==> flow/design.v <==
module ANDarray (regDst, ALUSrc, memToReg, regWrite, memRead, memWrite, branch, ALUOp1, ALUOp2, op);
	input[5:0] op;
	output regDst, ALUSrc, memToReg, regWrite, memRead, memWrite, branch, ALUOp1, ALUOp2;
	wire Rformat, lw, sw, beq;
	assign Rformat = (~op[0]) & (~op[1]) & (~op[2]) & (~op[3]) & (~op[4]) & (~op[5]), lw = (op[0]) & (op[1]) & (~op[2]) & (~op[3]) & (~op[4]) & (op[5]), sw = (op[0]) & (op[1]) & (~op[2]) & (op[3]) & (~op[4]) & (op[5]), beq = (~op[0]) & (~op[1]) & (op[2]) & (~op[3]) & (~op[4]) & (~op[5]);
	assign regDst = Rformat;
	assign ALUSrc = lw | sw;
	assign memToReg =  lw;
	assign regWrite = Rformat | lw;
	assign memRead = lw;
	assign memWrite = sw;
	assign branch = beq;
	assign ALUOp1 = Rformat;
	assign ALUOp2 = beq;
endmodule
module ALUControl(operation, ALUOp, ff);
	input[1:0] ALUOp;
	input [5:0] ff;
	output [2:0] operation;
	wire w0, w1, w2, w3;
	assign w0 = ff[0] | ff[3];
	assign operation[0] = ALUOp[1] & w0;
	assign w1 = ~ff[2];
	assign w2 = ~ALUOp[1];
	assign operation[1] = w2 | w1;
	assign w3 = ff[1] & ALUOp[1];
	assign operation[2] = w3 | ALUOp[0];
endmodule
module ALU32Bit(zero, carryOut, result, a, b, op);
	input [31:0] a, b;
	input [2:0] op;
	output reg [31:0] result;
	output zero, carryOut;
	reg carryOut;
	assign zero = (result == 0) ? 1 : 0;
	always @(a or b or op)
	begin
		carryOut = 1'b0;
		case(op)
			0: result = a & b;
			1: result = a | b;
			2: {carryOut, result[31:0]} = a + b;
			6: {carryOut, result[31:0]} = a - b;
			7: result = a < b ? 1 : 0;
			default: result = 0;
		endcase
	end
endmodule
module ALUUnit(clock, ALUOp, funct, a, b, result, zero, carryOut);
	input clock;
	input [1:0] ALUOp;
	input [5:0] funct;
	input [31:0] a, b;
	output reg [31:0] result;
	output reg zero, carryOut;
	reg [1:0] aluOpQ;
	reg [5:0] functQ;
	reg [31:0] aQ, bQ;
	wire [2:0] operation;
	wire [31:0] aluResult;
	wire aluZero, aluCarry;
	ALUControl ctl(operation, aluOpQ, functQ);
	ALU32Bit alu(aluZero, aluCarry, aluResult, aQ, bQ, operation);
	always @(posedge clock)
	begin
		aluOpQ <= ALUOp;
		functQ <= funct;
		aQ <= a;
		bQ <= b;
		result <= aluResult;
		zero <= aluZero;
		if (operation == 3'd2 || operation == 3'd6)
			carryOut <= aluCarry;
	end
endmodule
# Tool chain data of ALUUnit
# Module ALUUnit before and after one edit of its RTL, step after step.
# "before" refers to lines of the RTL above, "after" to lines of the edited file.
# "delta": "after" minus "before" as printed here. "rel_change_pct": 100 x difference / "before".
# Cell names lack the library's common part.
# The mark -- stands for no value.
[design]
top = "ALUUnit"
clock = "clock"
lib = "sky130hd"
pvt_corner = "tt_025C_1v80"

# Edit of the RTL
# Unified diff, file above to edited file.
# The edited RTL no longer does the same as the RTL above: the edit was made by script, with no optimisation intended.
# begin of diff
@@ -42,5 +42,5 @@
 			2: {carryOut, result[31:0]} = a + b;
 			6: {carryOut, result[31:0]} = a - b;
-			7: result = a < b ? 1 : 0;
+			7: result = a != b ? 1 : 0;
 			default: result = 0;
 		endcase
# end of diff

# After elaboration
# Counts by Yosys on the flattened word-level netlist (proc, flatten, opt, wreduce; memories kept). Register bits leave out memories and registers merged into their read ports (data or address); mux counts leave out enables and synchronous resets folded into registers. Print and check cells are left out. Cells with the same type and inputs are merged into one.
[classes]
columns = ["item", "before", "after", "delta", "rel_change_pct"]
rows = [
  ["addsub", 2, 2, 0, 0.00],
  ["compare", 1, 0, -1, -100.00],
  ["equal", 4, 5, 1, 25.00],
  ["muxes", 4, 4, 0, 0.00],
  ["bitwise", 9, 9, 0, 0.00],
  ["n_reduce_logical", 3, 3, 0, 0.00],
]
[ops]
columns = ["operator", "before", "after", "delta", "rel_change_pct"]
rows = [
  ["32-bit less-than comparator", 1, 0, -1, -100.00],
  ["32-bit inequality test", 0, 1, 1, "--"],
]
# Operator kinds equal on both sides are left out: 16.
[word_totals]
columns = ["item", "before", "after", "delta", "rel_change_pct"]
rows = [
  ["regBits", 104, 104, 0, 0.00],
  ["in_bits", 73, 73, 0, 0.00],
  ["output_inout_bits", 34, 34, 0, 0.00],
  ["wordCells", 30, 30, 0, 0.00],
]

# Logic depth
# Longest topological path by Yosys (ltp), each cell counted once; first at word level (registers and memories cut), then after technology mapping (sequential cells cut; the memories' decode and read muxes count).
[depth]
columns = ["item", "before", "after", "delta", "rel_change_pct"]
rows = [
  ["depth_word", 6, 6, 0, 0.00],
  ["ABC_AREA", "0", "0", "--", "--"],
  ["ltp_mapped", 15, 14, -1, -6.67],
  ["mapped_depth_nobuf", 14, 14, 0, 0.00],
]

# Netlist
# The flow's flattened synthesis, as Yosys stat reports it; memories are mapped. The netlist is that of the ABC_AREA named above (0 if unset); the other value can give another one.
[mapped]
columns = ["item", "before", "after", "delta", "rel_change_pct"]
rows = [
  ["cells", 882, 913, 31, 3.51],
  ["mapped_area_mm2", 0.0072545, 0.0074509, 0.0001964, 2.71],
  ["seqArea_mm2", 0.002092, 0.002092, 0.000000, 0.00],
  ["flip_flops", 104, 104, 0, 0.00],
  ["buffers", 41, 50, 9, 21.95],
]
[types]
columns = ["cell_type", "before", "after", "delta", "rel_change_pct"]
rows = [
  ["a21oi_1", 88, 56, -32, -36.36],
  ["nor2_1", 71, 91, 20, 28.17],
  ["nand2_1", 50, 63, 13, 26.00],
  ["o22ai_1", 3, 16, 13, 433.33],
  ["o21ai_0", 35, 45, 10, 28.57],
  ["a21o_1", 19, 10, -9, -47.37],
  ["nor4_1", 11, 18, 7, 63.64],
  ["nand4_1", 4, 11, 7, 175.00],
  ["inv_1", 90, 96, 6, 6.67],
  ["clkbuf_1", 30, 35, 5, 16.67],
  ["nand3_1", 20, 15, -5, -25.00],
  ["o211ai_1", 15, 10, -5, -33.33],
  ["o221ai_1", 12, 7, -5, -41.67],
  ["a211o_1", 10, 5, -5, -50.00],
  ["nand2b_1", 10, 5, -5, -50.00],
  ["o31ai_1", 10, 15, 5, 50.00],
  ["o2111ai_1", 5, 1, -4, -80.00],
  ["and2_1", 4, 0, -4, -100.00],
]
# Cell types equal on both sides are left out: 16.
# Not every row of either side is listed.
# By module: a second synthesis without flattening, with its own total; a netlist apart from the flattened one above.
[hier_totals]
columns = ["item", "before", "after", "delta", "rel_change_pct"]
rows = [
  ["hier_cells", 828, 892, 64, 7.73],
  ["hier_area_mm2", 0.0071368, 0.0074246, 0.0002878, 4.03],
]
# Each row is one instance without its submodules.
[by_module_before]
columns = ["module", "n_inst", "cells", "area_mm2", "seq_area_mm2"]
rows = [
  ["ALU32Bit", 1, 718, 0.0049723, 0],
  ["ALUUnit", 1, 107, 0.0021458, 0.002132],
  ["ALUControl", 1, 3, 0.0000188, 0],
]
[by_module_after]
columns = ["module", "n_inst", "cells", "area_mm2", "seq_area_mm2"]
rows = [
  ["ALU32Bit", 1, 782, 0.00526, 0],
  ["ALUUnit", 1, 107, 0.0021458, 0.002132],
  ["ALUControl", 1, 3, 0.0000188, 0],
]

# Worst setup path after synthesis
# OpenSTA on the mapped netlist: ideal clock, no wires. The path of least setup slack (recovery checks aside). Input and output delay are each 20% of the period. Register names are those of the netlist, which keeps one name where synthesis merged equal registers.
[synth_path]
columns = ["item", "before", "after", "delta", "rel_change_pct"]
rows = [
  ["path_type", "reg2reg", "reg2reg", "--", "--"],
  ["start", "register aQ[0]", "register aQ[0]", "--", "--"],
  ["end", "register zero", "register zero", "--", "--"],
  ["tclk_ps", 5000, 5000, 0, 0.00],
  ["setup_ps", 73, 88, 15, "--"],
  ["launch_ps", 0, 0, 0, "--"],
  ["arrival_ps", 3497, 3189, -308, -8.81],
  ["t_required_ps", 4927, 4912, -15, -0.30],
  ["setup_slack_ps", 1430, 1723, 293, "--"],
  ["path_delay_ps", 3570, 3277, -293, -8.21],
  ["driving_pins", 15, 15, 0, 0.00],
  ["n_path_buf", 0, 0, 0, "--"],
  ["period_less_setup_slack_ps", 3570, 3277, -293, -8.21],
]
# "path_delay_ps" is the arrival time less input delay plus setup time.
# "driving_pins" counts driving pins, that of a launching flip-flop among them; a cell with two outputs on the path counts twice.
# "period_less_setup_slack_ps" is the clock period less the worst setup slack; recovery checks do not enter. This is arithmetic on one report: input and output delays are still those of the set period (20% each).
[synth_between_before]
path_cell_list = "dfxtp_1 -> inv_1 -> ha_1 -> fa_1 -> or2_1 -> a2111o_1 -> and2_1 -> a221oi_2 -> o21ai_1 -> or4_1 -> or4_1 -> nor4b_2 -> and4b_1 -> nand3_1 -> nor3_2"
cone_cells = 9
lines_between = 7
cone_classes = "add/sub: 2; compare: 1; mux: 3; logic: 2; reduce/logical: 1"
[synth_lines_before]
columns = ["item", "line_no", "text"]
rows = [
  ["from (decl)", 58, "reg [31:0] aQ, bQ;"],
  ["from (assign)", 68, "aQ <= a;"],
  ["to (assign)", 71, "zero <= aluZero;"],
  ["to (decl)", 55, "output reg zero, carryOut;"],
]
# before: No chain of elaborated cells between the ends is given.
# Some nets on the timed path still bear RTL names; the line given drives or declares the net.
[synth_nets_before]
columns = ["net", "line_no", "text"]
rows = [
  ["alu.result[6]", 39, "case(op)"],
]
[synth_between_after]
path_cell_list = "dfxtp_1 -> inv_1 -> ha_1 -> fa_1 -> o21ba_1 -> nor4_1 -> o21a_2 -> o21ai_2 -> a2111oi_4 -> o41a_1 -> nand3_1 -> or4_1 -> nor4_1 -> nand4_1 -> nor4_2"
cone_cells = 9
lines_between = 7
cone_classes = "add/sub: 2; eq/ne: 1; mux: 3; logic: 2; reduce/logical: 1"
[synth_lines_after]
columns = ["item", "line_no", "text"]
rows = [
  ["from (decl)", 58, "reg [31:0] aQ, bQ;"],
  ["from (assign)", 68, "aQ <= a;"],
  ["to (assign)", 71, "zero <= aluZero;"],
  ["to (decl)", 55, "output reg zero, carryOut;"],
]
# after: No chain of elaborated cells between the ends is given.
[synth_nets_after]
columns = ["net", "line_no", "text"]
rows = [
  ["alu.result[24]", 39, "case(op)"],
]

# Timing after layout
# Path of least setup slack in the final report of each run of set A (OpenROAD, finished layout, wires in). Where an end is a register, its clock arrival counts in the times.
# The path's times are printed in steps of 10 ps; the period is the one set.
[layout_path]
columns = ["item", "before", "after", "delta", "rel_change_pct"]
rows = [
  ["path_type", "reg2reg", "reg2reg", "--", "--"],
  ["start", "register aQ[0]", "register aQ[0]", "--", "--"],
  ["end", "register zero", "register zero", "--", "--"],
  ["tclk_ps", 4360, 4360, 0, 0.00],
  ["setup_ps", 60, 80, 20, "--"],
  ["launch_ps", 360, 360, 0, 0.00],
  ["arrival_ps", 4480, 4340, -140, -3.12],
  ["t_required_ps", 4650, 4640, -10, -0.22],
  ["setup_slack_ps", 170, 300, 130, "--"],
  ["driving_pins", 15, 15, 0, 0.00],
  ["n_path_buf", 0, 0, 0, "--"],
]
[layout_between_before]
path_cell_list = "dfxtp_1 -> inv_1 -> ha_1 -> fa_1 -> or2_1 -> a2111o_1 -> and2_1 -> a221oi_2 -> o21ai_1 -> or4_1 -> or4_1 -> nor4b_2 -> and4b_1 -> nand3_1 -> nor3_2"
cone_cells = 9
lines_between = 7
cone_classes = "add/sub: 2; compare: 1; mux: 3; logic: 2; reduce/logical: 1"
[layout_lines_before]
columns = ["item", "line_no", "text"]
rows = [
  ["from (decl)", 58, "reg [31:0] aQ, bQ;"],
  ["from (assign)", 68, "aQ <= a;"],
  ["to (assign)", 71, "zero <= aluZero;"],
  ["to (decl)", 55, "output reg zero, carryOut;"],
]
# before: No chain of elaborated cells between the ends is given.
# Some nets on the timed path still bear RTL names; the line given drives or declares the net.
[layout_nets_before]
columns = ["net", "line_no", "text"]
rows = [
  ["alu.result[6]", 39, "case(op)"],
]
[layout_between_after]
path_cell_list = "dfxtp_1 -> inv_1 -> ha_1 -> fa_1 -> o21ba_1 -> nor4_1 -> o21a_2 -> o41ai_2 -> nor3_1 -> a22oi_1 -> a221oi_1 -> o22ai_1 -> nor4_2 -> nand4_1 -> nor4_2"
cone_cells = 9
lines_between = 7
cone_classes = "add/sub: 2; eq/ne: 1; mux: 3; logic: 2; reduce/logical: 1"
[layout_lines_after]
columns = ["item", "line_no", "text"]
rows = [
  ["from (decl)", 58, "reg [31:0] aQ, bQ;"],
  ["from (assign)", 68, "aQ <= a;"],
  ["to (assign)", 71, "zero <= aluZero;"],
  ["to (decl)", 55, "output reg zero, carryOut;"],
]
# after: No chain of elaborated cells between the ends is given.
[layout_nets_after]
columns = ["net", "line_no", "text"]
rows = [
  ["alu.result[26]", 39, "case(op)"],
]

# Layout results
# Both versions went through the flow (Yosys, OpenROAD) with the same settings in each pair. Constraints: input delay and output delay 20% of the set period each, output load 0.01 pF.
[settings_set_A]
CORE_UTILIZATION = 40
period_ns = 4.36
CAP_MARGIN = 20
CORE_MARGIN = 2
SLEW_MARGIN = 20
[measured_set_A]
columns = ["item", "before", "after", "delta", "rel_change_pct"]
rows = [
  ["synthesis_area_mm2", 0.0072545, 0.0074509, 0.0001964, 2.71],
  ["die_area_mm2", 0.0192294, 0.0197346, 0.0005052, 2.63],
  ["final_stdcell_area_mm2", 0.008891, 0.0089961, 0.0001051, 1.18],
  ["post_route_util_frac", 0.497, 0.496, -0.001, "--"],
  ["setup_ws_ps", 175, 297, 122, "--"],
  ["total_negative_slack_ps", 0, 0, 0, "--"],
  ["power_mw", 2.863, 2.832, -0.031, -1.08],
  ["period_less_ws_ps", 4185, 4063, -122, -2.92],
]
[settings_set_B]
CAP_MARGIN = 30
CORE_MARGIN = 6
CORE_UTILIZATION = 61
CTS_CLUSTER_DIAMETER = 328
CTS_CLUSTER_SIZE = 48
MAX_ROUTING_LAYER = "met4"
SETUP_SLACK_MARGIN = 0.96
period_ns = 4.13
SLEW_MARGIN = 20
[measured_set_B]
columns = ["item", "before", "after", "delta", "rel_change_pct"]
rows = [
  ["synthesis_area_mm2", 0.0072545, 0.0074509, 0.0001964, 2.71],
  ["die_area_mm2", 0.0146531, 0.0150112, 0.0003581, 2.44],
  ["final_stdcell_area_mm2", 0.0094028, 0.0092739, -0.0001289, -1.37],
  ["post_route_util_frac", 0.816, 0.795, -0.021, "--"],
  ["setup_ws_ps", 154, 158, 4, "--"],
  ["total_negative_slack_ps", 0, 0, 0, "--"],
  ["power_mw", 3.182, 3.165, -0.017, -0.53],
  ["period_less_ws_ps", 3976, 3972, -4, -0.10],
]
# "period_less_ws_ps" means the clock period less the worst setup slack. The figure is calculated, with input and output delays left at 20% of the set period.
# "power_mw" is the tool's figure for a default switching activity; nothing was simulated.
